==> flow/design.v <==
module top (
    input clk,                   
    input mode,                  
    input song,                  
    input plus,                  
    input minus,                 
    input rst,                   
    input set,                   
    input refer,                 
    input player1,               
    input player2,               
    output reg [8:0] rope,       
    output reg [1:0] sel,        
    output reg [1:0] ledr,       
    output reg [1:0] ledg,       
    output reg [1:0] ledb,       
    output reg [3:0] ledop,      
    output reg [7:0] segdata1,   
    output reg [7:0] segdata0,   
    output reg [7:0] seg,        
    output reg [7:0] sel8,       
    output reg ledplayer1,       
    output reg ledplayer2,       
    output reg buzzer,           
    output reg round_indicator_1, 
    output reg round_indicator_2 
);
wire playsong;                   
wire song_pulse;                 
wire mode_pulse;                 
wire plus_pulse;                 
wire minus_pulse;                
wire set_pulse;                  
wire refer_pulse;                
wire player1_pulse;              
wire player2_pulse;              
wire [1:0] led_slowgreen;        
wire [3:0] led_midyellow;        
wire [1:0] led_fastred;          
wire [8:0] led_rope_afk1;        
wire [1:0] led_win_afk1;         
wire [1:0] led_test_afk1;        
wire [8:0] led_rope_afk2;        
wire [1:0] led_win_afk2;         
wire [1:0] led_test_afk2;        
reg gameoverflag;                    
reg win1;                        
reg win2;                        
reg draw;                        
reg winflag_1;                   
reg winflag_2;                   
reg buzzerflag;                  
reg [1:0] modereg;               
reg [3:0] cycle;                 
reg [2:0] scan;                  
reg [3:0] score1;                
reg [3:0] score2;                
reg [3:0] win;                   
reg [3:0] now_round_reg1;        
reg [3:0] now_round_reg0;        
reg [7:0] secreg;                
reg [3:0] secreg1;               
reg [3:0] secreg0;               
reg [7:0] sec;                   
reg [3:0] sec1;                  
reg [3:0] sec0;                  
reg [4:0] now_round;             
reg [1:0] cntdownsec;            
reg [1:0] buzzer_gameover_1;     
reg [3:0] buzzer_gameover_8;     
reg [3:0] next_state;            
reg [3:0] current_state;         
reg [63:0] dispseg;              
reg [23:0] flick_cnt_1Hz;        
reg [23:0] flick_cnt_2Hz;        
reg [22:0] flick_cnt_4Hz_1;      
reg [22:0] flick_cnt_4Hz_2;      
reg [22:0] flick_cnt_4_33Hz;     
reg [23:0] buzzer_cnt_1Hz;       
reg [22:0] buzzer_cnt_4Hz;       
reg [25:0] buzzer_cnt_0_5Hz;     
reg [23:0] countdown_1Hz;        
reg [23:0] win_cnt_2Hz;          
parameter init              = 4'd0;
parameter time_set          = 4'd1;
parameter round_set         = 4'd2;
parameter finish_setting    = 4'd3;
parameter counting_down     = 4'd4;
parameter gaming            = 4'd5;
parameter check             = 4'd6;
parameter gameover          = 4'd7;
debounce mode_debounce (                               
    .clk (clk),
    .rst (rst),
    .key (mode),
    .key_pulse (mode_pulse)
);
debounce song_debounce (                               
    .clk (clk),
    .rst (rst),
    .key (song),
    .key_pulse (song_pulse)
);
debounce sec_plus_debounce (                               
    .clk (clk),
    .rst (rst),
    .key (plus),
    .key_pulse (plus_pulse)
);
debounce sec_minus_debounce (                               
    .clk (clk),
    .rst (rst),
    .key (minus),
    .key_pulse (minus_pulse)
);
debounce set_debounce (                               
    .clk (clk),
    .rst (rst),
    .key (set),
    .key_pulse (set_pulse)
);
debounce refer_debounce (                               
    .clk (clk),
    .rst (rst),
    .key (refer),
    .key_pulse (refer_pulse)
);
debounce player1_debounce (                               
    .clk (clk),
    .rst (rst),
    .key (player1),
    .key_pulse (player1_pulse)
);
debounce player2_debounce (                               
    .clk (clk),
    .rst (rst),
    .key (player2),
    .key_pulse (player2_pulse)
);
breath_led_slow greenslow (
    .clk(clk),
    .rst(rst),
    .ledslow1(led_slowgreen[0]),
    .ledslow2(led_slowgreen[1])
);
breath_led_mid yellowmid (
    .clk(clk),
    .rst(rst),
    .ledmid11(led_midyellow[0]),
    .ledmid12(led_midyellow[1]),
    .ledmid21(led_midyellow[2]),
    .ledmid22(led_midyellow[3])
);
breath_led_fast redfast (
    .clk(clk),
    .rst(rst),
    .ledfast1(led_fastred[0]),
    .ledfast2(led_fastred[1])
);
breath_led_afk1 afk1(
    .clk(clk),
    .rst(rst),
    .ledafkrope(led_rope_afk1),
    .ledafk1(led_win_afk1[0]),
    .ledafk2(led_win_afk1[1]),
    .ledafk3(led_test_afk1[0]),
    .ledafk4(led_test_afk1[1])
);
breath_led_afk2 afk2(
    .clk(clk),
    .rst(rst),
    .ledafkrope(led_rope_afk2),
    .ledafk1(led_win_afk2[0]),
    .ledafk2(led_win_afk2[1]),
    .ledafk3(led_test_afk2[0]),
    .ledafk4(led_test_afk2[1])
);
playsongs bgm(
    .clk(clk),
    .rst(gameoverflag),
    .song(song_pulse),
    .buzzer(playsong)
);
always @(posedge clk or negedge rst)
begin
    if(!rst)
    begin
        ledop[1] <= 0;
        current_state <= init;
    end
    else
    begin
        current_state <= next_state;
        ledop[1] <= 1;
    end
end
always @(posedge clk)
begin
    case(current_state)
    init:   next_state <= time_set;
    time_set:
    begin
        if(set_pulse)
        next_state <= round_set;
    end
    round_set:
    begin
        if(set_pulse)
        next_state <= finish_setting;
    end
    finish_setting:
    begin
        if(refer_pulse)
        next_state <= counting_down;
    end
    counting_down:
    begin
        if(cntdownsec == 0)
        next_state <= gaming;
    end
    gaming:
    begin
        if(secreg > 0)
        begin
            if(rope[0] || rope[8])
            next_state <= check;
        end
        else
        next_state<= check;
    end
    check:
    begin
        if((score1 == win)|| (score2 == win))
        next_state <= gameover;
        else
        begin
            if(refer_pulse)
            next_state <= counting_down;
        end
    end
    gameover:
    begin
        next_state <= gameover;
    end
    endcase
end
always @(posedge clk)
begin
    case(current_state)
    init:
    begin
        score1  <= 0;
        score2  <= 0;
        win1    <= 0;
        win2    <= 0;
        now_round<=1;
        draw    <= 0;
    end
    gaming:
    begin
        if      (rope[0])   begin win1 <= 1; win2 <= 0; end
        else if (rope[8])   begin win1 <= 0; win2 <= 1; end
        else if ((rope[0]||rope[1]||rope[2]||rope[3])&&(secreg == 0)) begin win1 <= 1; win2 <= 0; end
        else if ((rope[5]||rope[6]||rope[7]||rope[8])&&(secreg == 0)) begin win1 <= 0; win2 <= 1; end
        else if (rope[4]&&(secreg == 0)) begin draw <= 1; end
    end
    check:
    begin
        if      (win1)  begin score1 <= score1 + 1; now_round <= now_round + 1; win1 <= 0; end
        else if (win2)  begin score2 <= score2 + 1; now_round <= now_round + 1; win2 <= 0; end
        else if (draw)  begin now_round <= now_round + 1; draw <= 0; end
    end
    default:
    begin
        win1 <= 0;
        win2 <= 0;
    end
    endcase
end
always @(posedge clk)
begin
    case(current_state)
    init:
    begin
        ledr    <= 2'b00;
        ledg    <= 2'b11;
        ledb    <= 2'b11;
    end
    time_set:
    begin
    if(set_pulse)  
    begin
        ledr[1] <= 1;
        ledg[1] <= 0;
    end
    end
    round_set:
    begin
    if(set_pulse)  
    begin
        ledr[0] <= 1;
        ledg[0] <= 0;
    end  
    end
    finish_setting:
    begin
        if(refer_pulse)
        begin
            ledr <= 2'b11;
            ledg <= 2'b11;
            ledb <= 2'b11;
            flick_cnt_4Hz_1 <= 0;
        end
    end
    counting_down:
    begin
        if(flick_cnt_4Hz_1 >= 3_000)
        begin
            ledr <= ~ledr;
            ledg <= ~ledg;
            ledb <= ~ledb;
            flick_cnt_4Hz_1 <= 0;
        end
        else flick_cnt_4Hz_1 <= flick_cnt_4Hz_1 + 1;
        if(cntdownsec == 0)
        begin
            ledr <= 2'b11;
            ledg <= 2'b11;
            ledb <= 2'b11;
        end
    end
    gaming:
    begin
        if(rope[4])
        begin
            ledg[0] <= led_slowgreen[0];
            ledg[1] <= led_slowgreen[1];
            ledr[1] <= 1;
            ledr[0] <= 1;
        end
        else if(rope[2]||rope[3]||rope[5]||rope[6])
        begin
            ledg[0] <= led_midyellow[0];
            ledr[0] <= led_midyellow[1];
            ledg[1] <= led_midyellow[2];
            ledr[1] <= led_midyellow[3];
        end
        else if(rope[0]||rope[1]||rope[7]||rope[8])
        begin
            ledg[0] <= 1;
            ledg[1] <= 1;
            ledr[0] <= led_fastred[0];
            ledr[1] <= led_fastred[1];
        end
    end
    default:
    begin
        ledr    <= 2'b11;
        ledg    <= 2'b11;
        ledb    <= 2'b11;
        flick_cnt_4Hz_1 <= 0;
    end
    endcase
end
always @(posedge clk)
begin
    case(current_state)
    init:
    begin
        sec     <= 5;
        win     <= 1;
    end
    time_set:
    begin
        if(plus_pulse)  
        begin
            if (sec >= 95)
            sec <= 5;
            else
            sec <= sec + 5;
        end
        if(minus_pulse)  
        begin
            if (sec <= 5)
            sec <= 95;
            else
            sec <= sec - 5;
        end
    end
    round_set:
    begin
        if(plus_pulse)  
        begin
            if(win == 9) win <= 1;
            else win <= win + 1;
        end
        if(minus_pulse)  
        begin
            if(win == 1) win <= 9;
            else win <= win - 1;
        end
    end
    default: begin win <= win; end
    endcase
end
always @(posedge clk)
begin
    case(current_state)
    init:
    begin
        ledop[3] <= 1;
        ledop[2] <= 1;
        ledop[0] <= 1;
    end
    time_set:
    begin
        if(set) ledop[0] <= 1;
        else    ledop[0] <= 0;
        if(plus)ledop[2] <= 1;
        else    ledop[2] <= 0;
        if(minus)ledop[3] <= 1;
        else    ledop[3] <= 0;
    end
    round_set:
    begin
        if(set) ledop[0] <= 1;
        else    ledop[0] <= 0;
        if(plus)ledop[2] <= 1;
        else    ledop[2] <= 0;
        if(minus)ledop[3] <= 1;
        else    ledop[3] <= 0;
    end
    default:
    begin
        ledop[3] <= 1;
        ledop[2] <= 1;
        ledop[0] <= 1;
    end
    endcase
end
always @(posedge clk)
begin
    case(current_state)
    counting_down:
    begin
        if(flick_cnt_1Hz >= 12_000)
        begin
            cntdownsec <= cntdownsec - 1;
            flick_cnt_1Hz <= 0;
        end
        else flick_cnt_1Hz <= flick_cnt_1Hz + 1;
    end
    default:
    begin
        flick_cnt_1Hz <= 0;
        cntdownsec <= 3;
    end
    endcase
end
always @(posedge clk)
begin
    case(current_state)
    init: countdown_1Hz <= 0;
    counting_down:
    begin
        secreg <= sec;
    end
    gaming:
    begin
        if(countdown_1Hz >= 12_000)
        begin
            countdown_1Hz <= 0;
            secreg <= secreg - 1;
        end
        else countdown_1Hz <= countdown_1Hz + 1;
    end
    check:
    begin
        if(rope[0]||rope[8])    secreg <= secreg;
        if(secreg == 0)         secreg <= secreg;
    end
    endcase
end
always @(posedge clk)
begin
    if(current_state == init)
    begin
        sec1    <= 0;
        sec0    <= 0;
        secreg1 <= 0;
        secreg0 <= 0;
        now_round_reg1 <= 0;
        now_round_reg0 <= 0;
    end
    sec0 <= sec % 10;
    sec1 <= sec / 10;
    secreg0 <= secreg % 10;
    secreg1 <= secreg / 10;
    now_round_reg0 <= now_round % 10;
    now_round_reg1 <= now_round / 10;
end
always @(posedge clk)
begin
    case(current_state)
    init:
    begin
        sel <= 2'b11;
        flick_cnt_2Hz <= 0;
    end
    time_set:
    begin
        if(flick_cnt_2Hz>=6_000)
        begin
            sel <= ~sel;
            flick_cnt_2Hz <= 0;
        end
        else flick_cnt_2Hz <= flick_cnt_2Hz + 1;
    end
    round_set:
    begin
    sel[0] <= 1;
    if(flick_cnt_2Hz>=6_000)
        begin
            sel[1] <= ~sel[1];
            flick_cnt_2Hz <= 0;
        end
    else flick_cnt_2Hz <= flick_cnt_2Hz + 1;
    end
    finish_setting: sel <= 2'b00;
    counting_down: sel <= 2'b10;
    gaming: sel <= 2'b00;
    endcase
end
always @(posedge clk)
begin
    case(current_state)
    init: dispseg <= 64'h0;
    time_set:
    begin
    case(sec0)
        0: segdata0 <= 8'h3f;
        5: segdata0 <= 8'h6d;
    endcase
    case(sec1)
        0: segdata1 <= 8'h3f;
        1: segdata1 <= 8'h06;
        2: segdata1 <= 8'h5b;
        3: segdata1 <= 8'h4f;
        4: segdata1 <= 8'h66;
        5: segdata1 <= 8'h6d;
        6: segdata1 <= 8'h7d;
        7: segdata1 <= 8'h07;
        8: segdata1 <= 8'h7f;
        9: segdata1 <= 8'h6f;
    endcase
    end
    round_set:
    begin
    case(win)
        1: segdata1 <= 8'h06;
        2: segdata1 <= 8'h5b;
        3: segdata1 <= 8'h4f;
        4: segdata1 <= 8'h66;
        5: segdata1 <= 8'h6d;
        6: segdata1 <= 8'h7d;
        7: segdata1 <= 8'h07;
        8: segdata1 <= 8'h7f;
        9: segdata1 <= 8'h6f;
    endcase
    end
    finish_setting:
    begin
    case(sec0)
        0: segdata0 <= 8'h3f;
        5: segdata0 <= 8'h6d;
    endcase
    case(sec1)
        0: segdata1 <= 8'h3f;
        1: segdata1 <= 8'h06;
        2: segdata1 <= 8'h5b;
        3: segdata1 <= 8'h4f;
        4: segdata1 <= 8'h66;
        5: segdata1 <= 8'h6d;
        6: segdata1 <= 8'h7d;
        7: segdata1 <= 8'h07;
        8: segdata1 <= 8'h7f;
        9: segdata1 <= 8'h6f;
    endcase
    case(win)
    1:
    begin
        dispseg[63:56] <= 8'h06;     
        dispseg[55:48] <= 8'h40;     
        dispseg[47:40] <= 8'h3f;     
        dispseg[39:32] <= 8'h3f;     
        dispseg[31:24] <= 8'h3f;     
        dispseg[23:16] <= 8'h40;     
        dispseg[15:8]  <= 8'h40;     
        dispseg[7:0]   <= 8'h3f;     
    end
    2:
    begin
        dispseg[63:56] <= 8'h5b;     
        dispseg[55:48] <= 8'h40;     
        dispseg[47:40] <= 8'h3f;     
        dispseg[39:32] <= 8'h3f;     
        dispseg[31:24] <= 8'h3f;     
        dispseg[23:16] <= 8'h40;     
        dispseg[15:8]  <= 8'h40;     
        dispseg[7:0]   <= 8'h3f;     
    end
    3:
    begin
        dispseg[63:56] <= 8'h4f;     
        dispseg[55:48] <= 8'h40;     
        dispseg[47:40] <= 8'h3f;     
        dispseg[39:32] <= 8'h3f;     
        dispseg[31:24] <= 8'h3f;     
        dispseg[23:16] <= 8'h40;     
        dispseg[15:8]  <= 8'h40;     
        dispseg[7:0]   <= 8'h3f;     
    end
    4:
    begin
        dispseg[63:56] <= 8'h66;     
        dispseg[55:48] <= 8'h40;     
        dispseg[47:40] <= 8'h3f;     
        dispseg[39:32] <= 8'h3f;     
        dispseg[31:24] <= 8'h3f;     
        dispseg[23:16] <= 8'h40;     
        dispseg[15:8]  <= 8'h40;     
        dispseg[7:0]   <= 8'h3f;     
    end
    5:
    begin
        dispseg[63:56] <= 8'h6d;     
        dispseg[55:48] <= 8'h40;     
        dispseg[47:40] <= 8'h3f;     
        dispseg[39:32] <= 8'h3f;     
        dispseg[31:24] <= 8'h3f;     
        dispseg[23:16] <= 8'h40;     
        dispseg[15:8]  <= 8'h40;     
        dispseg[7:0]   <= 8'h3f;     
    end
    6:
    begin
        dispseg[63:56] <= 8'h7d;     
        dispseg[55:48] <= 8'h40;     
        dispseg[47:40] <= 8'h3f;     
        dispseg[39:32] <= 8'h3f;     
        dispseg[31:24] <= 8'h3f;     
        dispseg[23:16] <= 8'h40;     
        dispseg[15:8]  <= 8'h40;     
        dispseg[7:0]   <= 8'h3f;     
    end
    7:
    begin
        dispseg[63:56] <= 8'h07;     
        dispseg[55:48] <= 8'h40;     
        dispseg[47:40] <= 8'h3f;     
        dispseg[39:32] <= 8'h3f;     
        dispseg[31:24] <= 8'h3f;     
        dispseg[23:16] <= 8'h40;     
        dispseg[15:8]  <= 8'h40;     
        dispseg[7:0]   <= 8'h3f;     
    end
    8:
    begin
        dispseg[63:56] <= 8'h7f;     
        dispseg[55:48] <= 8'h40;     
        dispseg[47:40] <= 8'h3f;     
        dispseg[39:32] <= 8'h3f;     
        dispseg[31:24] <= 8'h3f;     
        dispseg[23:16] <= 8'h40;     
        dispseg[15:8]  <= 8'h40;     
        dispseg[7:0]   <= 8'h3f;     
    end
    9:
    begin
        dispseg[63:56] <= 8'h6f;     
        dispseg[55:48] <= 8'h40;     
        dispseg[47:40] <= 8'h3f;     
        dispseg[39:32] <= 8'h3f;     
        dispseg[31:24] <= 8'h3f;     
        dispseg[23:16] <= 8'h40;     
        dispseg[15:8]  <= 8'h40;     
        dispseg[7:0]   <= 8'h3f;     
    end
    endcase
    end
    counting_down:
    begin
    case(now_round_reg1)
        0: dispseg[47:40] <=8'h3f;
        1: dispseg[47:40] <=8'h06;
        2: dispseg[47:40] <=8'h5b;
        3: dispseg[47:40] <=8'h4f;
        4: dispseg[47:40] <=8'h66;
        5: dispseg[47:40] <=8'h6d;
        6: dispseg[47:40] <=8'h7d;
        7: dispseg[47:40] <=8'h07;
        8: dispseg[47:40] <=8'h7f;
        9: dispseg[47:40] <=8'h6f;
    endcase
    case(now_round_reg0)
        0: dispseg[39:32] <=8'h3f;
        1: dispseg[39:32] <=8'h06;
        2: dispseg[39:32] <=8'h5b;
        3: dispseg[39:32] <=8'h4f;
        4: dispseg[39:32] <=8'h66;
        5: dispseg[39:32] <=8'h6d;
        6: dispseg[39:32] <=8'h7d;
        7: dispseg[39:32] <=8'h07;
        8: dispseg[39:32] <=8'h7f;
        9: dispseg[39:32] <=8'h6f;
    endcase
    case(cntdownsec)   
        3: segdata0 <= 8'h4f;
        2: segdata0 <= 8'h5b;
        1: segdata0 <= 8'h06;
        0: segdata0 <= 8'h3f;
    endcase
    end
    gaming:
    begin
    case(secreg0)
        0: segdata0 <= 8'h3f;
        1: segdata0 <= 8'h06;
        2: segdata0 <= 8'h5b;
        3: segdata0 <= 8'h4f;
        4: segdata0 <= 8'h66;
        5: segdata0 <= 8'h6d;
        6: segdata0 <= 8'h7d;
        7: segdata0 <= 8'h07;
        8: segdata0 <= 8'h7f;
        9: segdata0 <= 8'h6f;
    endcase
    case(secreg1)
        0: segdata1 <= 8'h3f;
        1: segdata1 <= 8'h06;
        2: segdata1 <= 8'h5b;
        3: segdata1 <= 8'h4f;
        4: segdata1 <= 8'h66;
        5: segdata1 <= 8'h6d;
        6: segdata1 <= 8'h7d;
        7: segdata1 <= 8'h07;
        8: segdata1 <= 8'h7f;
        9: segdata1 <= 8'h6f;
    endcase
    end
    check:
    begin
    case(score1)
        0: dispseg[31:24] <= 8'h3f;
        1: dispseg[31:24] <= 8'h06;
        2: dispseg[31:24] <= 8'h5b;
        3: dispseg[31:24] <= 8'h4f;
        4: dispseg[31:24] <= 8'h66;
        5: dispseg[31:24] <= 8'h6d;
        6: dispseg[31:24] <= 8'h7d;
        7: dispseg[31:24] <= 8'h07;
        8: dispseg[31:24] <= 8'h7f;
        9: dispseg[31:24] <= 8'h6f;
    endcase
    case(score2)
        0: dispseg[7 : 0] <= 8'h3f;
        1: dispseg[7 : 0] <= 8'h06;
        2: dispseg[7 : 0] <= 8'h5b;
        3: dispseg[7 : 0] <= 8'h4f;
        4: dispseg[7 : 0] <= 8'h66;
        5: dispseg[7 : 0] <= 8'h6d;
        6: dispseg[7 : 0] <= 8'h7d;
        7: dispseg[7 : 0] <= 8'h07;
        8: dispseg[7 : 0] <= 8'h7f;
        9: dispseg[7 : 0] <= 8'h6f;
    endcase
    end
    gameover:
    begin
    if(score1 == win)
    begin
        dispseg[63:56] <= 8'h7d;
        dispseg[55:48] <= 8'h7d;
        dispseg[47:40] <= 8'h7d;
        dispseg[39:32] <= 8'h7d;
        dispseg[31:24] <= 8'h38;
        dispseg[23:16] <= 8'h3f;
        dispseg[15:8]  <= 8'h6d;
        dispseg[7:0]   <= 8'h79;
    end
    if(score2 == win)
    begin
        dispseg[63:56] <= 8'h38;
        dispseg[55:48] <= 8'h3f;
        dispseg[47:40] <= 8'h6d;
        dispseg[39:32] <= 8'h79;
        dispseg[31:24] <= 8'h7d;
        dispseg[23:16] <= 8'h7d;
        dispseg[15:8]  <= 8'h7d;
        dispseg[7:0]   <= 8'h7d;
    end
    end
    endcase
end
always @(posedge clk)
begin
    if(current_state >= finish_setting)
    begin
        scan <= scan + 1;
        case(scan)
        3'd0: begin sel8 <= 8'b1111_1110; seg <= dispseg[7:0]; end
        3'd1: begin sel8 <= 8'b1111_1101; seg <= dispseg[15:8]; end
        3'd2: begin sel8 <= 8'b1111_1011; seg <= dispseg[23:16]; end
        3'd3: begin sel8 <= 8'b1111_0111; seg <= dispseg[31:24]; end
        3'd4: begin sel8 <= 8'b1110_1111; seg <= dispseg[39:32]; end
        3'd5: begin sel8 <= 8'b1101_1111; seg <= dispseg[47:40]; end
        3'd6: begin sel8 <= 8'b1011_1111; seg <= dispseg[55:48]; end
        3'd7: begin sel8 <= 8'b0111_1111; seg <= dispseg[63:56]; end
        endcase
    end
    else sel8 <= 8'b1111_1111;
    if(current_state == init)
    begin
        scan <= 0;
        seg  <= 8'h00;
    end
end
always @(posedge clk)
begin
    case(current_state)
    init:
    begin
        flick_cnt_4_33Hz <= 0;
        cycle <= 1;
        winflag_2 <= 0;
        flick_cnt_4Hz_2 <= 0;
        rope <= 9'b0000_0_0000;
    end
    time_set:
    begin
        if      (modereg == 2'b00) rope <= led_rope_afk1;
        else if (modereg == 2'b01)
        begin
            rope[8:5] <= led_rope_afk2[8:5];
            rope[3:0] <= led_rope_afk2[3:0];
            rope[4] <= led_rope_afk2[4];
        end
        else if (modereg == 2'b10) rope <= 9'b1111_1_1111;
        else if (modereg == 2'b11) rope <= 9'b0000_0_0000;
    end
    round_set:
    begin
        if      (modereg == 2'b00) rope <= led_rope_afk1;
        else if (modereg == 2'b01)
        begin
            rope[8:5] <= led_rope_afk2[8:5];
            rope[3:0] <= led_rope_afk2[3:0];
            rope[4] <= led_rope_afk2[4];
        end
        else if (modereg == 2'b10) rope <= 9'b1111_1_1111;
        else if (modereg == 2'b11) rope <= 9'b0000_0_0000;
    end
    finish_setting: rope <= 9'b0000_0_0000;
    counting_down:
    begin
        if (flick_cnt_4_33Hz >= 2_769)
        begin
            cycle <= cycle + 1;
            flick_cnt_4_33Hz <= 0;
        end
        else flick_cnt_4_33Hz <= flick_cnt_4_33Hz + 1;
        case(cycle)
            1: rope <= 9'b1000_0_0001;
            2: rope <= 9'b0100_0_0010;
            3: rope <= 9'b0010_0_0100;
            4: rope <= 9'b0001_0_1000;
            5: rope <= 9'b0000_1_0000;
            6: rope <= 9'b0001_0_1000;
            7: rope <= 9'b0010_0_0100;
            8: rope <= 9'b0100_0_0010;
            9: rope <= 9'b1000_0_0001;
            10:rope <= 9'b0100_0_0010;
            11:rope <= 9'b0010_0_0100;
            12:rope <= 9'b0001_0_1000;
            13:rope <= 9'b0000_1_0000;
        endcase
    end
    gaming:
    begin
        if(player1_pulse) rope <= {rope[7:0],rope[8]};
        if(player2_pulse) rope <= {rope[0],rope[8:1]};
    end
    check:
    begin
        if((score1==win || score2==win )) winflag_2 <= 1;
        rope <= rope;
        flick_cnt_4_33Hz <= 0;
        cycle <= 1;
    end
    gameover:
    begin
        if((score1==win || score2==win ) && (winflag_2 == 1))
        begin
            rope <= 9'b0101_0_1010;
            winflag_2 <= 0;
        end
        if(flick_cnt_4Hz_2 >= 3_000)
        begin
            rope <= ~rope;
            flick_cnt_4Hz_2 <= 0;
        end
        else flick_cnt_4Hz_2 <= flick_cnt_4Hz_2 + 1;
    end
    default:
    begin
        flick_cnt_4_33Hz <= 0;
        cycle <= 1;
    end
    endcase
end
always @(posedge clk)
begin
    case(current_state)
    time_set:
    begin
        if(set_pulse||plus_pulse||minus_pulse||buzzerflag)
        begin
            if(buzzer_cnt_4Hz <= 1_500)
            begin
                buzzerflag <= 1;
                buzzer <= 1;
                buzzer_cnt_4Hz <= buzzer_cnt_4Hz + 1;
            end
            else
            begin
                buzzerflag <= 0;
                buzzer <= 0;
                buzzer_cnt_4Hz <= 0;
            end
        end
    end
    round_set:
    begin
        if(plus_pulse||minus_pulse||buzzerflag)
        begin
            if(buzzer_cnt_4Hz <= 1_500)
            begin
                buzzerflag <= 1;
                buzzer <= 1;
                buzzer_cnt_4Hz <= buzzer_cnt_4Hz + 1;
            end
            else
            begin
                buzzerflag <= 0;
                buzzer <= 0;
                buzzer_cnt_4Hz <= 0;
            end
        end
        if(set_pulse) buzzerflag <= 1;
    end
    finish_setting:
    begin
        if(buzzer_cnt_4Hz <= 1_500 && buzzerflag == 1)
        begin
            buzzerflag <= 1;
            buzzer <= 1;
            buzzer_cnt_4Hz <= buzzer_cnt_4Hz + 1;
        end
        else
        begin
            buzzerflag <= 0;
            buzzer <= 0;
            buzzer_cnt_4Hz <= 0;
        end
    end
    counting_down:
    begin
        if(buzzer_cnt_1Hz >= 6_000)
        begin
            buzzer <= ~buzzer;
            buzzer_cnt_1Hz <= 0;
        end
        else buzzer_cnt_1Hz <= buzzer_cnt_1Hz + 1;
    end
    check:
    begin
        if((score1==win || score2==win )) winflag_1 <= 1;
        if(buzzer_cnt_4Hz >= 1_500 && buzzer_gameover_8 < 8)
        begin
            buzzer <= ~buzzer;
            buzzer_cnt_4Hz <= 0;
            buzzer_gameover_8 <= buzzer_gameover_8 + 1;
        end
        else buzzer_cnt_4Hz <= buzzer_cnt_4Hz + 1;
    end
    gameover:
    begin
        if((score1==win || score2==win ) && (winflag_1 == 1))
        begin
            buzzer <= ~buzzer;
            winflag_1 <= 0;
        end
        if(buzzer_cnt_0_5Hz >= 24_000 && buzzer_gameover_1 < 1)
        begin
            buzzer <= ~buzzer;
            buzzer_cnt_0_5Hz <= 0;
            gameoverflag <= 1;
            buzzer_gameover_1 <= buzzer_gameover_1 + 1;
        end
        else buzzer_cnt_0_5Hz <= buzzer_cnt_0_5Hz + 1;
        if(buzzer_gameover_1 == 1)  buzzer <= playsong;
    end
    default:
    begin
        buzzer <= 0;
        buzzer_gameover_8 <= 0;
        buzzer_gameover_1 <= 0;
        buzzer_cnt_4Hz <= 0;
        buzzer_cnt_0_5Hz <= 0;
        winflag_1 <= 0;
        buzzerflag <= 0;
        gameoverflag <= 0;
    end 
    endcase
    if(current_state == init) buzzer_cnt_1Hz <= 0;
end
always @(posedge clk) 
begin
    case(current_state)
    time_set:
    begin
        if(modereg == 2'b00)
        begin
            ledplayer1 <= led_win_afk1[0];  
            ledplayer2 <= led_win_afk1[1];
        end
        else if(modereg == 2'b01)
        begin
            ledplayer1 <= led_win_afk2[0];  
            ledplayer2 <= led_win_afk2[1];
        end
        else if(modereg == 2'b10)
        begin
            ledplayer1 <= 1;  
            ledplayer2 <= 1;
        end
        else if(modereg == 2'b11)
        begin
            ledplayer1 <= 0;  
            ledplayer2 <= 0;
        end
    end
    round_set:
    begin
        if(modereg == 2'b00)
        begin
            ledplayer1 <= led_win_afk1[0];  
            ledplayer2 <= led_win_afk1[1];
        end
        else if(modereg == 2'b01)
        begin
            ledplayer1 <= led_win_afk2[0];  
            ledplayer2 <= led_win_afk2[1];
        end
        else if(modereg == 2'b10)
        begin
            ledplayer1 <= 1;  
            ledplayer2 <= 1;
        end
        else if(modereg == 2'b11)
        begin
            ledplayer1 <= 0;  
            ledplayer2 <= 0;
        end
    end
    check:
    begin
        if(win_cnt_2Hz >= 3_000)
        begin
            win_cnt_2Hz <= 0;
            if(rope[0]||rope[1]||rope[2]||rope[3])
            ledplayer1 <= ~ledplayer1;
            if(rope[5]||rope[6]||rope[7]||rope[8])
            ledplayer2 <= ~ledplayer2;
        end
        else win_cnt_2Hz <= win_cnt_2Hz + 1;
    end
    gameover:
    begin
        if(win_cnt_2Hz >= 3_000)
        begin
            win_cnt_2Hz <= 0;
            if(score1 == win)
            ledplayer1 <= ~ledplayer1;
            if(score2 == win)
            ledplayer2 <= ~ledplayer2;
        end
        else win_cnt_2Hz <= win_cnt_2Hz + 1;
    end
    default:
    begin
        ledplayer1 <= 0;
        ledplayer2 <= 0;
        win_cnt_2Hz <= 0;
    end
    endcase
end
always @(posedge clk)
begin
    case(current_state)
    time_set:
    begin
        if(modereg == 2'b00)
        begin
            round_indicator_1 <= led_test_afk1[0];
            round_indicator_2 <= led_test_afk1[1];
        end
        else if(modereg == 2'b01)
        begin
            round_indicator_1 <= led_test_afk2[0];
            round_indicator_2 <= led_test_afk2[1];
        end
        else if(modereg == 2'b10)
        begin
            round_indicator_1 <= 1;
            round_indicator_2 <= 1;
        end
        else if(modereg == 2'b11)
        begin
            round_indicator_1 <= 0;
            round_indicator_2 <= 0;
        end
    end
    round_set:
    begin
        if(modereg == 2'b00)
        begin
            round_indicator_1 <= led_test_afk1[0];
            round_indicator_2 <= led_test_afk1[1];
        end
        else if(modereg == 2'b01)
        begin
            round_indicator_1 <= led_test_afk2[0];
            round_indicator_2 <= led_test_afk2[1];
        end
        else if(modereg == 2'b10)
        begin
            round_indicator_1 <= 1;
            round_indicator_2 <= 1;
        end
        else if(modereg == 2'b11)
        begin
            round_indicator_1 <= 0;
            round_indicator_2 <= 0;
        end
    end
    default:
    begin
        round_indicator_1 <= 0;
        round_indicator_2 <= 0;
    end
    endcase
end
always @(posedge clk or negedge rst)
begin
    if(!rst) modereg <= 2'b00;
    else if(mode_pulse) modereg <= modereg + 1;
end
endmodule
module debounce (clk,rst,key,key_pulse);
parameter       N  =  1;                       
input             clk;
input             rst;
input 	[N-1:0]   key;                         
output  [N-1:0]   key_pulse;                   
reg     [N-1:0]   key_rst_pre;                 
reg     [N-1:0]   key_rst;                     
wire    [N-1:0]   key_edge;                    
always @(posedge clk or negedge rst)
begin
    if (!rst) begin
        key_rst <= {N{1'b1}};                 
        key_rst_pre <= {N{1'b1}};
    end
    else begin
        key_rst <= key;                      
        key_rst_pre <= key_rst;              
    end    
end
assign key_edge = key_rst_pre & (~key_rst); 
reg	[7:0]	  cnt;                        
always @(posedge clk or negedge rst)
begin
    if(!rst)
        cnt <= 8'h0;
    else if(key_edge)
        cnt <= 8'h0;
    else
        cnt <= cnt + 1'h1;
end  
reg     [N-1:0]   key_sec_pre;                 
reg     [N-1:0]   key_sec;                    
always @(posedge clk or negedge rst)
begin
    if (!rst) 
        key_sec <= {N{1'b1}};                
    else if (cnt==8'hff)
        key_sec <= key;  
end
always @(posedge clk or negedge rst)
begin
    if (!rst)
        key_sec_pre <= {N{1'b1}};
    else                   
        key_sec_pre <= key_sec;             
end      
assign key_pulse = key_sec_pre & (~key_sec);     
endmodule
module breath_led_slow(clk,rst,ledslow1,ledslow2);
input clk;             	 
input rst;             	 
output reg ledslow1;     
output reg ledslow2;
reg [24:0] cnt1;       	 
reg [24:0] cnt2;       	 
reg flag;              	 
parameter   CNT_NUM = 40;	 
always@(posedge clk or negedge rst) begin 
	if(!rst) begin
		cnt1<=13'd0;
		end 
	else begin
		if(cnt1>=CNT_NUM-1) 
			cnt1<=1'b0;
		else 
			cnt1<=cnt1+1'b1; 
		end
	end
always@(posedge clk or negedge rst) begin 
	if(!rst) begin
		cnt2<=13'd0;
		flag<=1'b0;
	end 
	else begin
		if(cnt1==CNT_NUM-1) begin	 
			if(!flag) begin       	 
				if(cnt2>=CNT_NUM-1)	 
					flag<=1'b1;
				else
					cnt2<=cnt2+1'b1;
			end 
			else begin           	 
				if(cnt2<=0)          
					flag<=1'b0;
				else 
					cnt2<=cnt2-1'b1;
			end
		end
	else cnt2<=cnt2;   	 
	ledslow1 <= (cnt1<cnt2)?1'b0:1'b1;
	ledslow2 <= (cnt2<cnt1)?1'b0:1'b1;
	end
end
endmodule
module breath_led_mid(clk,rst,ledmid11,ledmid12,ledmid21,ledmid22);
input clk;             	 
input rst;             	 
output reg ledmid11;     
output reg ledmid12;
output reg ledmid21;
output reg ledmid22;
reg [24:0] cnt1;       	 
reg [24:0] cnt2;       	 
reg flag;              	 
parameter   CNT_NUM = 24;	 
always@(posedge clk or negedge rst) begin 
	if(!rst) begin
		cnt1<=13'd0;
		end 
	else begin
		if(cnt1>=CNT_NUM-1) 
			cnt1<=1'b0;
		else 
			cnt1<=cnt1+1'b1; 
		end
	end
always@(posedge clk or negedge rst) begin 
	if(!rst) begin
		cnt2<=13'd0;
		flag<=1'b0;
	end 
	else begin
		if(cnt1==CNT_NUM-1) begin	 
			if(!flag) begin       	 
				if(cnt2>=CNT_NUM-1)	 
					flag<=1'b1;
				else
					cnt2<=cnt2+1'b1;
			end 
			else begin           	 
				if(cnt2<=0)          
					flag<=1'b0;
				else 
					cnt2<=cnt2-1'b1;
			end
		end
	else cnt2<=cnt2;   	 
	ledmid11 <= (cnt1<cnt2)?1'b0:1'b1;
	ledmid12 <= ledmid11;
	ledmid21 <= (cnt2<cnt1)?1'b0:1'b1;
	ledmid22 <= ledmid21;
	end
end
endmodule
module breath_led_fast(clk,rst,ledfast1,ledfast2);
input clk;             	 
input rst;             	 
output reg ledfast1;     
output reg ledfast2;
reg [24:0] cnt1;       	 
reg [24:0] cnt2;       	 
reg flag;              	 
parameter   CNT_NUM = 15;	 
always@(posedge clk or negedge rst) begin 
	if(!rst) begin
		cnt1<=13'd0;
		end 
	else begin
		if(cnt1>=CNT_NUM-1) 
			cnt1<=1'b0;
		else 
			cnt1<=cnt1+1'b1; 
		end
	end
always@(posedge clk or negedge rst) begin 
	if(!rst) begin
		cnt2<=13'd0;
		flag<=1'b0;
	end 
	else begin
		if(cnt1==CNT_NUM-1) begin	 
			if(!flag) begin       	 
				if(cnt2>=CNT_NUM-1)	 
					flag<=1'b1;
				else
					cnt2<=cnt2+1'b1;
			end 
			else begin           	 
				if(cnt2<=0)          
					flag<=1'b0;
				else 
					cnt2<=cnt2-1'b1;
			end
		end
	else cnt2<=cnt2;   	 
	ledfast1 <= (cnt1<cnt2)?1'b0:1'b1;
	ledfast2 <= (cnt2<cnt1)?1'b0:1'b1;
	end
end
endmodule
module breath_led_afk1(clk,rst,ledafkrope,ledafk1,ledafk2,ledafk3,ledafk4);
input clk;             	 
input rst;             	 
output reg [8:0] ledafkrope;     
output reg ledafk1;
output reg ledafk2;
output reg ledafk3;
output reg ledafk4;
reg [24:0] cnt1;       	 
reg [24:0] cnt2;       	 
reg flag;              	 
parameter   CNT_NUM = 40;	 
always@(posedge clk or negedge rst) begin 
	if(!rst) begin
		cnt1<=13'd0;
		end 
	else begin
		if(cnt1>=CNT_NUM-1) 
			cnt1<=1'b0;
		else 
			cnt1<=cnt1+1'b1; 
		end
	end
always@(posedge clk or negedge rst) begin 
	if(!rst) begin
		cnt2<=13'd0;
		flag<=1'b0;
	end 
	else begin
		if(cnt1==CNT_NUM-1) begin	 
			if(!flag) begin       	 
				if(cnt2>=CNT_NUM-1)	 
					flag<=1'b1;
				else
					cnt2<=cnt2+1'b1;
			end 
			else begin           	 
				if(cnt2<=0)          
					flag<=1'b0;
				else 
					cnt2<=cnt2-1'b1;
			end
		end
	else cnt2<=cnt2;   	 
	ledafkrope[8] <= (cnt1<cnt2)?1'b0:1'b1;
	ledafkrope[7] <= (cnt1<cnt2)?1'b0:1'b1;
	ledafkrope[6] <= (cnt1<cnt2)?1'b0:1'b1;
	ledafkrope[5] <= (cnt1<cnt2)?1'b0:1'b1;
	ledafkrope[4] <= (cnt1<cnt2)?1'b0:1'b1;
	ledafkrope[3] <= (cnt1<cnt2)?1'b0:1'b1;
	ledafkrope[2] <= (cnt1<cnt2)?1'b0:1'b1;
	ledafkrope[1] <= (cnt1<cnt2)?1'b0:1'b1;
	ledafkrope[0] <= (cnt1<cnt2)?1'b0:1'b1;
	ledafk1 <= (cnt1<cnt2)?1'b0:1'b1;
	ledafk2 <= (cnt1<cnt2)?1'b0:1'b1;
	ledafk3 <= (cnt1<cnt2)?1'b0:1'b1;
	ledafk4 <= (cnt1<cnt2)?1'b0:1'b1;
	end
end
endmodule
module breath_led_afk2(clk,rst,ledafkrope,ledafk1,ledafk2,ledafk3,ledafk4);
input clk;             	 
input rst;             	 
output reg [8:0] ledafkrope;     
output reg ledafk1;
output reg ledafk2;
output reg ledafk3;
output reg ledafk4;
reg [24:0] cnt1;       	 
reg [24:0] cnt2;       	 
reg flag;              	 
parameter   CNT_NUM = 40;	 
always@(posedge clk or negedge rst) begin 
	if(!rst) begin
		cnt1<=13'd0;
		end 
	else begin
		if(cnt1>=CNT_NUM-1) 
			cnt1<=1'b0;
		else 
			cnt1<=cnt1+1'b1; 
		end
	end
always@(posedge clk or negedge rst) begin 
	if(!rst) begin
		cnt2<=13'd0;
		flag<=1'b0;
	end 
	else begin
		if(cnt1==CNT_NUM-1) begin	 
			if(!flag) begin       	 
				if(cnt2>=CNT_NUM-1)	 
					flag<=1'b1;
				else
					cnt2<=cnt2+1'b1;
			end 
			else begin           	 
				if(cnt2<=0)          
					flag<=1'b0;
				else 
					cnt2<=cnt2-1'b1;
			end
		end
	else cnt2<=cnt2;   	 
	ledafkrope[8] <= (cnt1<cnt2)?1'b0:1'b1;
	ledafkrope[7] <= (cnt1<cnt2)?1'b0:1'b1;
	ledafkrope[6] <= (cnt1<cnt2)?1'b0:1'b1;
	ledafkrope[5] <= (cnt1<cnt2)?1'b0:1'b1;
	ledafkrope[4] <= (cnt1>cnt2)?1'b0:1'b1;
	ledafkrope[3] <= (cnt1<cnt2)?1'b0:1'b1;
	ledafkrope[2] <= (cnt1<cnt2)?1'b0:1'b1;
	ledafkrope[1] <= (cnt1<cnt2)?1'b0:1'b1;
	ledafkrope[0] <= (cnt1<cnt2)?1'b0:1'b1;
	ledafk1 <= (cnt1>cnt2)?1'b0:1'b1;
	ledafk2 <= (cnt1>cnt2)?1'b0:1'b1;
	ledafk3 <= (cnt1>cnt2)?1'b0:1'b1;
	ledafk4 <= (cnt1>cnt2)?1'b0:1'b1;
	end
end
endmodule
module playsongs(
    input clk,
    input rst,
    input song,
    output reg buzzer
);
parameter   N_sil= 440,  
            N_do = 458,  
            N_re = 408,  
            N_mi = 364,  
            N_fa = 343,  
            N_so = 306,  
            N_la = 272,  
            N_si = 243,  
            stoptime= 11,
            dotime  = 13,
            retime  = 14,
            mitime  = 16,
            fatime  = 17,
            sotime  = 19,
            latime  = 22,
            sitime  = 24;
reg [16:0]	cnt0;	     
reg [10:0]	cnt1;	     
reg	[6 :0]	cnt2;	     
reg	[16:0]	pre_set;	 
wire[16:0]	pre_div;	 
reg	[10:0]	cishu;	     
wire[10:0]	cishu_div;	 
reg [1: 0]  flag;	     
reg	[6 :0]	YINFU;	     
always @(posedge clk or negedge rst)
begin
    if(!rst)        flag <= 2'b00;
    else if(song)   flag <= flag + 1;
end
always @(posedge clk or negedge rst)
begin
    if(!rst)                YINFU <= 66;
    else if(flag == 2'b00)  YINFU <= 66;
    else if(flag == 2'b01)  YINFU <= 48;
    else if(flag == 2'b10)  YINFU <= 36;
    else                    YINFU <= 1;
end
always @(posedge clk or negedge rst)
begin
    if(!rst)                    cnt0 <= 0;
    else if(flag == 2'b11)      cnt0 <= 0;
    else if(song)               cnt0 <= 0;
    else
    begin
        if(cnt0 == pre_set - 1) cnt0 <= 0;
        else                    cnt0 <= cnt0 + 1;
    end
end
always @(posedge clk or negedge rst)
begin
    if(!rst)                    cnt1 <= 0;
    else if(flag == 2'b11)      cnt1 <= 0;
    else if(song)               cnt1 <= 0;
    else
    begin
        if(cnt0 == pre_set - 1)
        begin
            if(cnt1 == cishu)   cnt1 <= 0;
            else                cnt1 <= cnt1 + 1;
        end
    end
end
always @(posedge clk or negedge rst)
begin
    if(!rst)                        cnt2 <= 0;
    else if(flag == 2'b11)          cnt2 <= 0;
    else if(song)                   cnt2 <= 0;
    else
    begin
        if(cnt1 == cishu && cnt0 == pre_set - 1)
        begin
            if(cnt2 == YINFU - 1)   cnt2 <= 0;
            else                    cnt2 <= cnt2 + 1;
        end
    end
end
always @(*)
begin
    case(pre_set)
        N_sil:cishu<= stoptime;
        N_do:cishu <= dotime;
        N_re:cishu <= retime;
        N_mi:cishu <= mitime;
        N_fa:cishu <= fatime;
        N_so:cishu <= sotime;
        N_la:cishu <= latime;
        N_si:cishu <= sitime;
        default:cishu <= stoptime;
    endcase
end
always @(*)
begin
    if(flag == 2'b00)
    begin
        case(cnt2)	 
            0 : pre_set <= N_mi;
            1 : pre_set <= N_mi;
            2 : pre_set <= N_fa;
            3 : pre_set <= N_so;
            4 : pre_set <= N_so;
            5 : pre_set <= N_fa;
            6 : pre_set <= N_mi;
            7 : pre_set <= N_re;
            8 : pre_set <= N_do;
            9 : pre_set <= N_do;
            10: pre_set <= N_re;
            11: pre_set <= N_mi;            
            12: pre_set <= N_mi;
            13: pre_set <= N_re;
            14: pre_set <= N_re;
            15: pre_set <= N_sil;
            16: pre_set <= N_mi;
            17: pre_set <= N_mi;
            18: pre_set <= N_fa;
            19: pre_set <= N_so;
            20: pre_set <= N_so;
            21: pre_set <= N_fa;
            22: pre_set <= N_mi;
            23: pre_set <= N_re;
            24: pre_set <= N_do;
            25: pre_set <= N_do;
            26: pre_set <= N_re;
            27: pre_set <= N_mi;
            28: pre_set <= N_re;
            29: pre_set <= N_do;
            30: pre_set <= N_do;
            31: pre_set <= N_sil;
            32: pre_set <= N_re;
            33: pre_set <= N_re;
            34: pre_set <= N_mi;
            35: pre_set <= N_do;
            36: pre_set <= N_re;
            37: pre_set <= N_mi;
            38: pre_set <= N_fa;
            39: pre_set <= N_mi;
            40: pre_set <= N_do;
            41: pre_set <= N_re;
            42: pre_set <= N_mi;
            43: pre_set <= N_fa;
            44: pre_set <= N_mi;
            45: pre_set <= N_re;
            46: pre_set <= N_do;
            47: pre_set <= N_re;
            48: pre_set <= N_so;
            49: pre_set <= N_sil;
            50: pre_set <= N_mi;
            51: pre_set <= N_mi;
            52: pre_set <= N_fa;
            53: pre_set <= N_so;
            54: pre_set <= N_so;
            55: pre_set <= N_fa;
            56: pre_set <= N_mi;
            57: pre_set <= N_re;
            58: pre_set <= N_do;
            59: pre_set <= N_do;
            60: pre_set <= N_re;
            61: pre_set <= N_mi;
            62: pre_set <= N_re;
            63: pre_set <= N_do;
            64: pre_set <= N_do;
            65: pre_set <= N_sil;
            default: pre_set <= N_sil;
        endcase
    end
    else if (flag == 2'b01)
    begin
        case(cnt2)	 
            0 : pre_set <= N_do;
            1 : pre_set <= N_do;
            2 : pre_set <= N_so;
            3 : pre_set <= N_so;
            4 : pre_set <= N_la;
            5 : pre_set <= N_la;
            6 : pre_set <= N_so;
            7 : pre_set <= N_sil;
            8 : pre_set <= N_fa;
            9 : pre_set <= N_fa;
            10: pre_set <= N_mi;
            11: pre_set <= N_mi;
            12: pre_set <= N_re;
            13: pre_set <= N_re;
            14: pre_set <= N_do;
            15: pre_set <= N_sil;
            16: pre_set <= N_so;
            17: pre_set <= N_so;
            18: pre_set <= N_fa;
            19: pre_set <= N_fa;
            20: pre_set <= N_mi;
            21: pre_set <= N_mi;
            22: pre_set <= N_re;
            23: pre_set <= N_sil;
            24: pre_set <= N_so;
            25: pre_set <= N_so;
            26: pre_set <= N_fa;
            27: pre_set <= N_fa;
            28: pre_set <= N_mi;
            29: pre_set <= N_mi;
            30: pre_set <= N_re;
            31: pre_set <= N_sil;
            32: pre_set <= N_do;
            33: pre_set <= N_do;
            34: pre_set <= N_so;
            35: pre_set <= N_so;
            36: pre_set <= N_la;
            37: pre_set <= N_la;
            38: pre_set <= N_so;
            39: pre_set <= N_sil;
            40: pre_set <= N_fa;
            41: pre_set <= N_fa;
            42: pre_set <= N_mi;
            43: pre_set <= N_mi;
            44: pre_set <= N_re;
            45: pre_set <= N_re;
            46: pre_set <= N_do;
            47: pre_set <= N_sil;
            default: pre_set <= N_sil;
        endcase
    end
    else if (flag == 2'b10)
    begin
        case(cnt2)	 
            0 : pre_set <= N_do;
            1 : pre_set <= N_re;
            2 : pre_set <= N_mi;
            3 : pre_set <= N_do;
            4 : pre_set <= N_do;
            5 : pre_set <= N_re;
            6 : pre_set <= N_mi;
            7 : pre_set <= N_do;
            8 : pre_set <= N_mi;
            9 : pre_set <= N_fa;
            10: pre_set <= N_so;
            11: pre_set <= N_sil;
            12: pre_set <= N_mi;
            13: pre_set <= N_fa;
            14: pre_set <= N_so;
            15: pre_set <= N_sil;
            16: pre_set <= N_so;
            17: pre_set <= N_la;
            18: pre_set <= N_so;
            19: pre_set <= N_fa;
            20: pre_set <= N_mi;
            21: pre_set <= N_do;
            22: pre_set <= N_so;
            23: pre_set <= N_la;
            24: pre_set <= N_so;
            25: pre_set <= N_fa;
            26: pre_set <= N_mi;
            27: pre_set <= N_do;
            28: pre_set <= N_re;
            29: pre_set <= N_so;
            30: pre_set <= N_do;
            31: pre_set <= N_sil;
            32: pre_set <= N_re;
            33: pre_set <= N_so;
            34: pre_set <= N_do;
            35: pre_set <= N_sil;
            default: pre_set <= N_sil;
        endcase
    end
    else    pre_set <= N_sil;
end
assign pre_div = pre_set / 2;
assign cishu_div = cishu * 4 / 5;
always @(posedge clk or negedge rst)
begin
    if(!rst)                    buzzer <= 0;
    else if(pre_set != N_sil)
    begin
        if(cnt1 < cishu_div)
        begin
            if(cnt0 < pre_div)  buzzer <= 0;
            else                buzzer <= 1;
        end
        else                    buzzer <= 0;
    end
    else                        buzzer <= 0;
end
endmodule
Wiki page: top / tool data

## Step by step through the tools: top

Module top before and after one edit of its RTL, step after step.
Lines under "original" count in the file above, lines under "edited" in the edited file.
"change": "edited" minus "original" as printed here.
Operators: Yosys type, input widths -> output width; for muxes data width and select width s.
A cell with n/a has no value.

- Top: top
- Clock port: clk
- Library: sky130hd
- Library corner: tt_025C_1v80

## Diff

The edit as a unified diff against the file above.
This change comes from a script, not from a designer. No optimisation was intended, and the edited design may behave differently.

```diff
@@ -1502,5 +1502,5 @@
             sitime  = 24;
 reg [16:0]	cnt0;	     
-reg [10:0]	cnt1;	     
+reg [8:0]	cnt1;	     
 reg	[6 :0]	cnt2;	     
 reg	[16:0]	pre_set;	 
```

## After elaboration

Source: Yosys, flattened and elaborated, memories not mapped. Widths are those after wreduce. Registers that Yosys merges into a memory's read port (data or address) are not register bits. Print and check cells do not count.
Memory sizes are those after Yosys's memory passes, which may raise the word count (mostly to a power of two), join words into wider ones and drop unused or constant bits.

Storage and ports:

| element | original | edited | change |
|---|---|---|---|
| elaborated cells | 908 | 908 | 0 |
| input port bits | 10 | 10 | 0 |
| flip-flop bits (word level) | 861 | 859 | -2 |
| memories kept | 3 | 3 | 0 |
| output and inout bits | 58 | 58 | 0 |
| bits in read-only memories | 2,048 | 2,048 | 0 |

Memories:

| element | original | edited |
|---|---|---|
| shape (words x width / read and write ports) | 128x8 r1 w0; 64x8 r1 w0; 64x8 r1 w0 | 128x8 r1 w0; 64x8 r1 w0; 64x8 r1 w0 |

Operators by class:

| element | original | edited | change |
|---|---|---|---|
| $add $sub $neg | 53 | 53 | 0 |
| reductions and logical operators | 127 | 127 | 0 |
| bitwise gates (word level) | 52 | 52 | 0 |
| equal/unequal tests | 203 | 203 | 0 |
| magnitude comparators | 43 | 43 | 0 |
| mux-type cells | 283 | 283 | 0 |
| divide/modulo/power cells | 7 | 7 | 0 |

Operators with widths:

| operator | original | edited | change |
|---|---|---|---|
| $mux 11 | 4 | 0 | -4 |
| $mux 9 | 0 | 4 | +4 |
| $add 11x1->11 const B | 1 | 0 | -1 |
| $eq 11x5->1 | 1 | 0 | -1 |
| $lt 11x11->1 | 1 | 0 | -1 |
| $add 9x1->9 const B | 0 | 1 | +1 |
| $eq 9x5->1 | 0 | 1 | +1 |
| $lt 9x11->1 | 0 | 1 | +1 |

Unchanged operator kinds not shown: 136.

## Longest topological paths

Yosys ltp: most cells in a row. Word level: on the elaborated netlist, between registers, memories and ports. Mapped: between sequential cells and ports; inverters and the memories' decode and read muxes count.

Logic depth:

| element | original | edited | change |
|---|---|---|---|
| depth in word-level cells | 11 | 11 | 0 |
| ABC_AREA | 0 | 0 | n/a |
| depth in mapped cells | 32 | 33 | +1 |

## Mapped cells and area

Source: synth_stat.txt of the flow (Yosys; design flattened, memories mapped). It holds for the ABC_AREA given above (unset counts as 0); a run with the other value may have another netlist.

Cell types:

| cell type | original | edited | change |
|---|---|---|---|
| sky130_fd_sc_hd__nor2_1 | 514 | 488 | -26 |
| sky130_fd_sc_hd__nand2_1 | 370 | 353 | -17 |
| sky130_fd_sc_hd__and2_1 | 33 | 48 | +15 |
| sky130_fd_sc_hd__nor4_1 | 95 | 107 | +12 |
| sky130_fd_sc_hd__a21o_1 | 78 | 89 | +11 |
| sky130_fd_sc_hd__a21oi_1 | 267 | 257 | -10 |
| sky130_fd_sc_hd__clkbuf_1 | 142 | 132 | -10 |
| sky130_fd_sc_hd__nor3_1 | 101 | 91 | -10 |
| sky130_fd_sc_hd__nand2b_1 | 76 | 66 | -10 |
| sky130_fd_sc_hd__a41oi_1 | 13 | 3 | -10 |

Unchanged cell types not shown: 16.
The list need not be complete.

Mapped netlist:

| element | original | edited | change |
|---|---|---|---|
| buffers | 176 | 183 | +7 |
| area of sequential cells (sq um) | 21,827.2 | 21,777.1 | -50.1 |
| chip area (Yosys) (sq um) | 47,384.2 | 47,662.0 | +277.8 |
| mapped cells | 4,893 | 4,880 | -13 |
| flip-flops | 824 | 822 | -2 |

The figures by module come from a second, unflattened synthesis with its own total; it is not the netlist above.

Unflattened totals:

| element | original | edited | change |
|---|---|---|---|
| cell total of the unflattened synthesis | 5,338 | 5,300 | -38 |
| area (unflattened synthesis) (sq um) | 50,542.2 | 50,297.0 | -245.2 |

Rows give one instance, submodules left out.

By module, original:

| module | instances | area (sq um) | cells |
|---|---|---|---|
| top | 1 | 22,004.9 | 2,209 |
| playsongs | 1 | 5,337.6 | 680 |
| breath_led_afk2 | 1 | 3,953.8 | 437 |
| debounce | 8 | 490.5 | 43 |
| breath_led_mid | 1 | 3,901.2 | 422 |
| breath_led_slow | 1 | 3,842.4 | 425 |
| breath_led_fast | 1 | 3,803.6 | 397 |
| breath_led_afk1 | 1 | 3,774.9 | 424 |

By module, edited:

| module | instances | area (sq um) | cells |
|---|---|---|---|
| top | 1 | 22,004.9 | 2,209 |
| playsongs | 1 | 5,092.4 | 642 |
| breath_led_afk2 | 1 | 3,953.8 | 437 |
| debounce | 8 | 490.5 | 43 |
| breath_led_mid | 1 | 3,901.2 | 422 |
| breath_led_slow | 1 | 3,842.4 | 425 |
| breath_led_fast | 1 | 3,803.6 | 397 |
| breath_led_afk1 | 1 | 3,774.9 | 424 |

## Path before layout

Path of least setup slack by OpenSTA after synthesis, without wires, with an ideal clock, recovery checks aside; 20% of the period is set as input and as output delay. Where synthesis merged equal registers, the netlist keeps one of their names.

Timing path after synthesis:

| element | original | edited | change |
|---|---|---|---|
| kind | register to register | register to register | n/a |
| start point | register bgm.cnt2[0] | register bgm.cnt2[1] | n/a |
| end point | register bgm.buzzer | register bgm.buzzer | n/a |
| required time (ps) | 9,935 | 9,918 | -17 |
| clock period (ps) | 10,000 | 10,000 | 0 |
| time at the first pin (ps) | 0 | 0 | 0 |
| arrival (ps) | 6,302 | 6,358 | +56 |
| path buffers | 3 | 4 | +1 |
| path delay (ps) | 6,367 | 6,440 | +73 |
| stages | 31 | 34 | +3 |
| setup slack (ps) | 3,633 | 3,560 | -73 |
| synthesis period reached (ps) | 6,367 | 6,440 | +73 |

"path delay" is the arrival time less input delay plus setup time.
"stages": output pins that drive a net of the path, with the launching flip-flop's if there is one; two outputs of one cell count as two.
"synthesis period reached" is the clock period less the worst setup slack; recovery checks do not enter. This is arithmetic on one report: input and output delays are still those of the set period (20% each).
The rows between start and end are the longest chain of elaborated cells between them; the timing report does not say that the signal goes this way. Where chains are equally long, one stands for them.
Each line given opens the expression or statement behind the cell; cells for indexed reads and writes are added by Yosys, which also makes memories of some case tables.
The chain passes a memory read, where the word-level depth is cut; so it can be longer than that depth.
At most two assigning lines are given for a register; there are more.

Between the ends, after synthesis, original:
- Cell sequence: sky130_fd_sc_hd__dfrtp_1 > sky130_fd_sc_hd__clkbuf_1 > sky130_fd_sc_hd__clkbuf_1 > sky130_fd_sc_hd__inv_1 > sky130_fd_sc_hd__ha_1 > sky130_fd_sc_hd__clkbuf_1 > sky130_fd_sc_hd__a2111oi_0 > sky130_fd_sc_hd__o21ai_0 > (+15 left out) > sky130_fd_sc_hd__o22ai_1 > sky130_fd_sc_hd__a211oi_1 > sky130_fd_sc_hd__ha_1 > sky130_fd_sc_hd__a21o_1 > sky130_fd_sc_hd__a21oi_1 > sky130_fd_sc_hd__o211ai_1 > sky130_fd_sc_hd__a41oi_1 > sky130_fd_sc_hd__o211a_1
- Cells in the longest elaborated chain: 11
- Elaborated cells between the ends (all ways): 23
- Those cells by class: div (1); compare (2); eq/ne (8); mux (9); memory (3)

Ends and longest elaborated chain, after synthesis, original:

| element | RTL line | text |
|---|---|---|
| from (decl) | 1505 | `reg [6 :0] cnt2;` |
| from (assign) | 1552 | `if(!rst)                        cnt2 <= 0;` |
| from (assign) | 1560 | `else                    cnt2 <= cnt2 + 1;` |
| $mem_v2 64x8 | 1708 | `case(cnt2)` |
| $mux 17 | 1708 |  |
| $mux 17 | 1706 | `else if (flag == 2'b10)` |
| $mux 17 | 1652 | `else if (flag == 2'b01)` |
| (+4 left out) | n/a |  |
| $lt 11x11->1 | 1757 | `if(cnt1 < cishu_div)` |
| $mux 1 | 1757 |  |
| $mux 1 | 1755 | `else if(pre_set != N_sil)` |
| to (assign) | 1754 | `if(!rst)                    buzzer <= 0;` |
| to (assign) | 1759 | `if(cnt0 < pre_div)  buzzer <= 0;` |
| to (decl) | 1485 | `output reg buzzer` |

Between the ends, after synthesis, edited:
- Cell sequence: sky130_fd_sc_hd__dfrtp_1 > sky130_fd_sc_hd__buf_4 > sky130_fd_sc_hd__buf_2 > sky130_fd_sc_hd__inv_1 > sky130_fd_sc_hd__ha_1 > sky130_fd_sc_hd__buf_2 > sky130_fd_sc_hd__nand2_1 > sky130_fd_sc_hd__nand3b_1 > (+18 left out) > sky130_fd_sc_hd__ha_1 > sky130_fd_sc_hd__a21o_1 > sky130_fd_sc_hd__a21o_1 > sky130_fd_sc_hd__a21oi_1 > sky130_fd_sc_hd__nor2b_1 > sky130_fd_sc_hd__a2111oi_0 > sky130_fd_sc_hd__o211ai_1 > sky130_fd_sc_hd__a31oi_1
- Cells in the longest elaborated chain: 11
- Elaborated cells between the ends (all ways): 23
- Those cells by class: div (1); compare (2); eq/ne (8); mux (9); memory (3)

Ends and longest elaborated chain, after synthesis, edited:

| element | RTL line | text |
|---|---|---|
| from (decl) | 1505 | `reg [6 :0] cnt2;` |
| from (assign) | 1552 | `if(!rst)                        cnt2 <= 0;` |
| from (assign) | 1560 | `else                    cnt2 <= cnt2 + 1;` |
| $mem_v2 64x8 | 1708 | `case(cnt2)` |
| $mux 17 | 1708 |  |
| $mux 17 | 1706 | `else if (flag == 2'b10)` |
| $mux 17 | 1652 | `else if (flag == 2'b01)` |
| (+4 left out) | n/a |  |
| $lt 9x11->1 | 1757 | `if(cnt1 < cishu_div)` |
| $mux 1 | 1757 |  |
| $mux 1 | 1755 | `else if(pre_set != N_sil)` |
| to (assign) | 1754 | `if(!rst)                    buzzer <= 0;` |
| to (assign) | 1759 | `if(cnt0 < pre_div)  buzzer <= 0;` |
| to (decl) | 1485 | `output reg buzzer` |

## Worst path after layout

From the final timing report of the runs of set A: the path of least setup slack in the routed layout; clock arrival at registers is part of the times.
The path's times are printed in steps of 10 ps; the period is the one set.

Timing path post-layout:

| element | original | edited | change |
|---|---|---|---|
| kind | register to register | register to register | n/a |
| start point | register bgm.cnt2[1] | register bgm.cnt2[0] | n/a |
| end point | register bgm.buzzer | register bgm.buzzer | n/a |
| stages | 30 | 31 | +1 |
| path buffers | 2 | 2 | 0 |
| setup slack (ps) | 1,510 | 900 | -610 |
| required time (ps) | 8,370 | 8,400 | +30 |
| arrival (ps) | 6,860 | 7,500 | +640 |
| clock period (ps) | 7,790 | 7,790 | 0 |
| time at the first pin (ps) | 640 | 670 | +30 |

The rows between start and end are the longest chain of elaborated cells between them; the timing report does not say that the signal goes this way. Where chains are equally long, one stands for them.
The chain passes a memory read, where the word-level depth is cut; so it can be longer than that depth.
At most two assigning lines are given for a register; there are more.

Between the ends, post-layout, original:
- Cell sequence: sky130_fd_sc_hd__dfrtp_1 > sky130_fd_sc_hd__buf_4 > sky130_fd_sc_hd__ha_1 > sky130_fd_sc_hd__ha_1 > sky130_fd_sc_hd__a32o_1 > sky130_fd_sc_hd__a221oi_1 > sky130_fd_sc_hd__a311oi_1 > sky130_fd_sc_hd__buf_4 > (+14 left out) > sky130_fd_sc_hd__o22ai_1 > sky130_fd_sc_hd__a211oi_1 > sky130_fd_sc_hd__ha_1 > sky130_fd_sc_hd__a21o_1 > sky130_fd_sc_hd__a21oi_1 > sky130_fd_sc_hd__o211ai_1 > sky130_fd_sc_hd__a41oi_1 > sky130_fd_sc_hd__o211a_1
- Cells in the longest elaborated chain: 11
- Elaborated cells between the ends (all ways): 23
- Those cells by class: div (1); compare (2); eq/ne (8); mux (9); memory (3)

Ends and longest elaborated chain, post-layout, original:

| element | RTL line | text |
|---|---|---|
| from (decl) | 1505 | `reg [6 :0] cnt2;` |
| from (assign) | 1552 | `if(!rst)                        cnt2 <= 0;` |
| from (assign) | 1560 | `else                    cnt2 <= cnt2 + 1;` |
| $mem_v2 64x8 | 1708 | `case(cnt2)` |
| $mux 17 | 1708 |  |
| $mux 17 | 1706 | `else if (flag == 2'b10)` |
| $mux 17 | 1652 | `else if (flag == 2'b01)` |
| (+4 left out) | n/a |  |
| $lt 11x11->1 | 1757 | `if(cnt1 < cishu_div)` |
| $mux 1 | 1757 |  |
| $mux 1 | 1755 | `else if(pre_set != N_sil)` |
| to (assign) | 1754 | `if(!rst)                    buzzer <= 0;` |
| to (assign) | 1759 | `if(cnt0 < pre_div)  buzzer <= 0;` |
| to (decl) | 1485 | `output reg buzzer` |

Between the ends, post-layout, edited:
- Cell sequence: sky130_fd_sc_hd__dfrtp_1 > sky130_fd_sc_hd__buf_4 > sky130_fd_sc_hd__ha_1 > sky130_fd_sc_hd__nor2_1 > sky130_fd_sc_hd__a2111oi_0 > sky130_fd_sc_hd__nor2_1 > sky130_fd_sc_hd__a311oi_1 > sky130_fd_sc_hd__a311oi_2 > (+15 left out) > sky130_fd_sc_hd__ha_1 > sky130_fd_sc_hd__a21o_1 > sky130_fd_sc_hd__a21o_1 > sky130_fd_sc_hd__a21oi_1 > sky130_fd_sc_hd__nor2b_1 > sky130_fd_sc_hd__a2111oi_0 > sky130_fd_sc_hd__o211ai_1 > sky130_fd_sc_hd__a31oi_1
- Cells in the longest elaborated chain: 11
- Elaborated cells between the ends (all ways): 23
- Those cells by class: div (1); compare (2); eq/ne (8); mux (9); memory (3)

Ends and longest elaborated chain, post-layout, edited:

| element | RTL line | text |
|---|---|---|
| from (decl) | 1505 | `reg [6 :0] cnt2;` |
| from (assign) | 1552 | `if(!rst)                        cnt2 <= 0;` |
| from (assign) | 1560 | `else                    cnt2 <= cnt2 + 1;` |
| $mem_v2 64x8 | 1708 | `case(cnt2)` |
| $mux 17 | 1708 |  |
| $mux 17 | 1706 | `else if (flag == 2'b10)` |
| $mux 17 | 1652 | `else if (flag == 2'b01)` |
| (+4 left out) | n/a |  |
| $lt 9x11->1 | 1757 | `if(cnt1 < cishu_div)` |
| $mux 1 | 1757 |  |
| $mux 1 | 1755 | `else if(pre_set != N_sil)` |
| to (assign) | 1754 | `if(!rst)                    buzzer <= 0;` |
| to (assign) | 1759 | `if(cnt0 < pre_div)  buzzer <= 0;` |
| to (decl) | 1485 | `output reg buzzer` |

## Flow runs

Runs of the flow (Yosys, OpenROAD) on both versions; the two runs of a pair have the same settings. The constraints put input and output delay at 20% of the set period each and load the outputs with 0.01 pF.

Flow settings, set A:
- CORE_UTILIZATION: 40
- PLACE_DENSITY: 0.6
- period_ns: 7.79
- CAP_MARGIN: 20
- CORE_MARGIN: 2
- SLEW_MARGIN: 20

Final reports, set A:

| element | original | edited | change |
|---|---|---|---|
| area of the synthesized netlist (sq um) | 47,384.2 | 47,662.0 | +277.8 |
| power consumption (W) | 0.014985 | 0.016367 | +0.001382 |
| smallest hold slack (ps) | 364 | 359 | -5 |
| full die area (sq um) | 121,229.0 | 121,934.0 | +705.0 |
| setup TNS (ps) | 0 | 0 | 0 |
| clock period achieved (ps) | 6,279 | 6,892 | +613 |
| post-layout utilization (%) | 45.6 | 45.6 | 0.0 |
| setup slack of the critical path (ps) | 1,511 | 898 | -613 |
| standard-cell area after routing (sq um) | 53,664.0 | 53,851.6 | +187.6 |

Flow settings, set B:
- ABC_AREA: 1
- CORE_MARGIN: 2
- CORE_UTILIZATION: 58
- PLACE_DENSITY_LB_ADDON: 0.07
- SETUP_SLACK_MARGIN: 0.95
- period_ns: 10.6
- CAP_MARGIN: 20
- SLEW_MARGIN: 20

Final reports, set B:

| element | original | edited | change |
|---|---|---|---|
| area of the synthesized netlist (sq um) | 48,011.0 | 48,136.2 | +125.2 |
| power consumption (W) | 0.008308 | 0.008076 | -0.000232 |
| full die area (sq um) | 85,094.7 | 85,313.6 | +218.9 |
| setup TNS (ps) | 0 | 0 | 0 |
| clock period achieved (ps) | 6,212 | 6,303 | +91 |
| post-layout utilization (%) | 65.4 | 65.4 | 0.0 |
| setup slack of the critical path (ps) | 4,388 | 4,297 | -91 |
| standard-cell area after routing (sq um) | 53,630.2 | 53,724.0 | +93.8 |

By "clock period achieved" is meant the clock period of the run minus its worst setup slack. This is arithmetic on one report: input and output delays are still those of the set period (20% each).
"power consumption": no workload was simulated; the value follows from the tool's default switching activity.
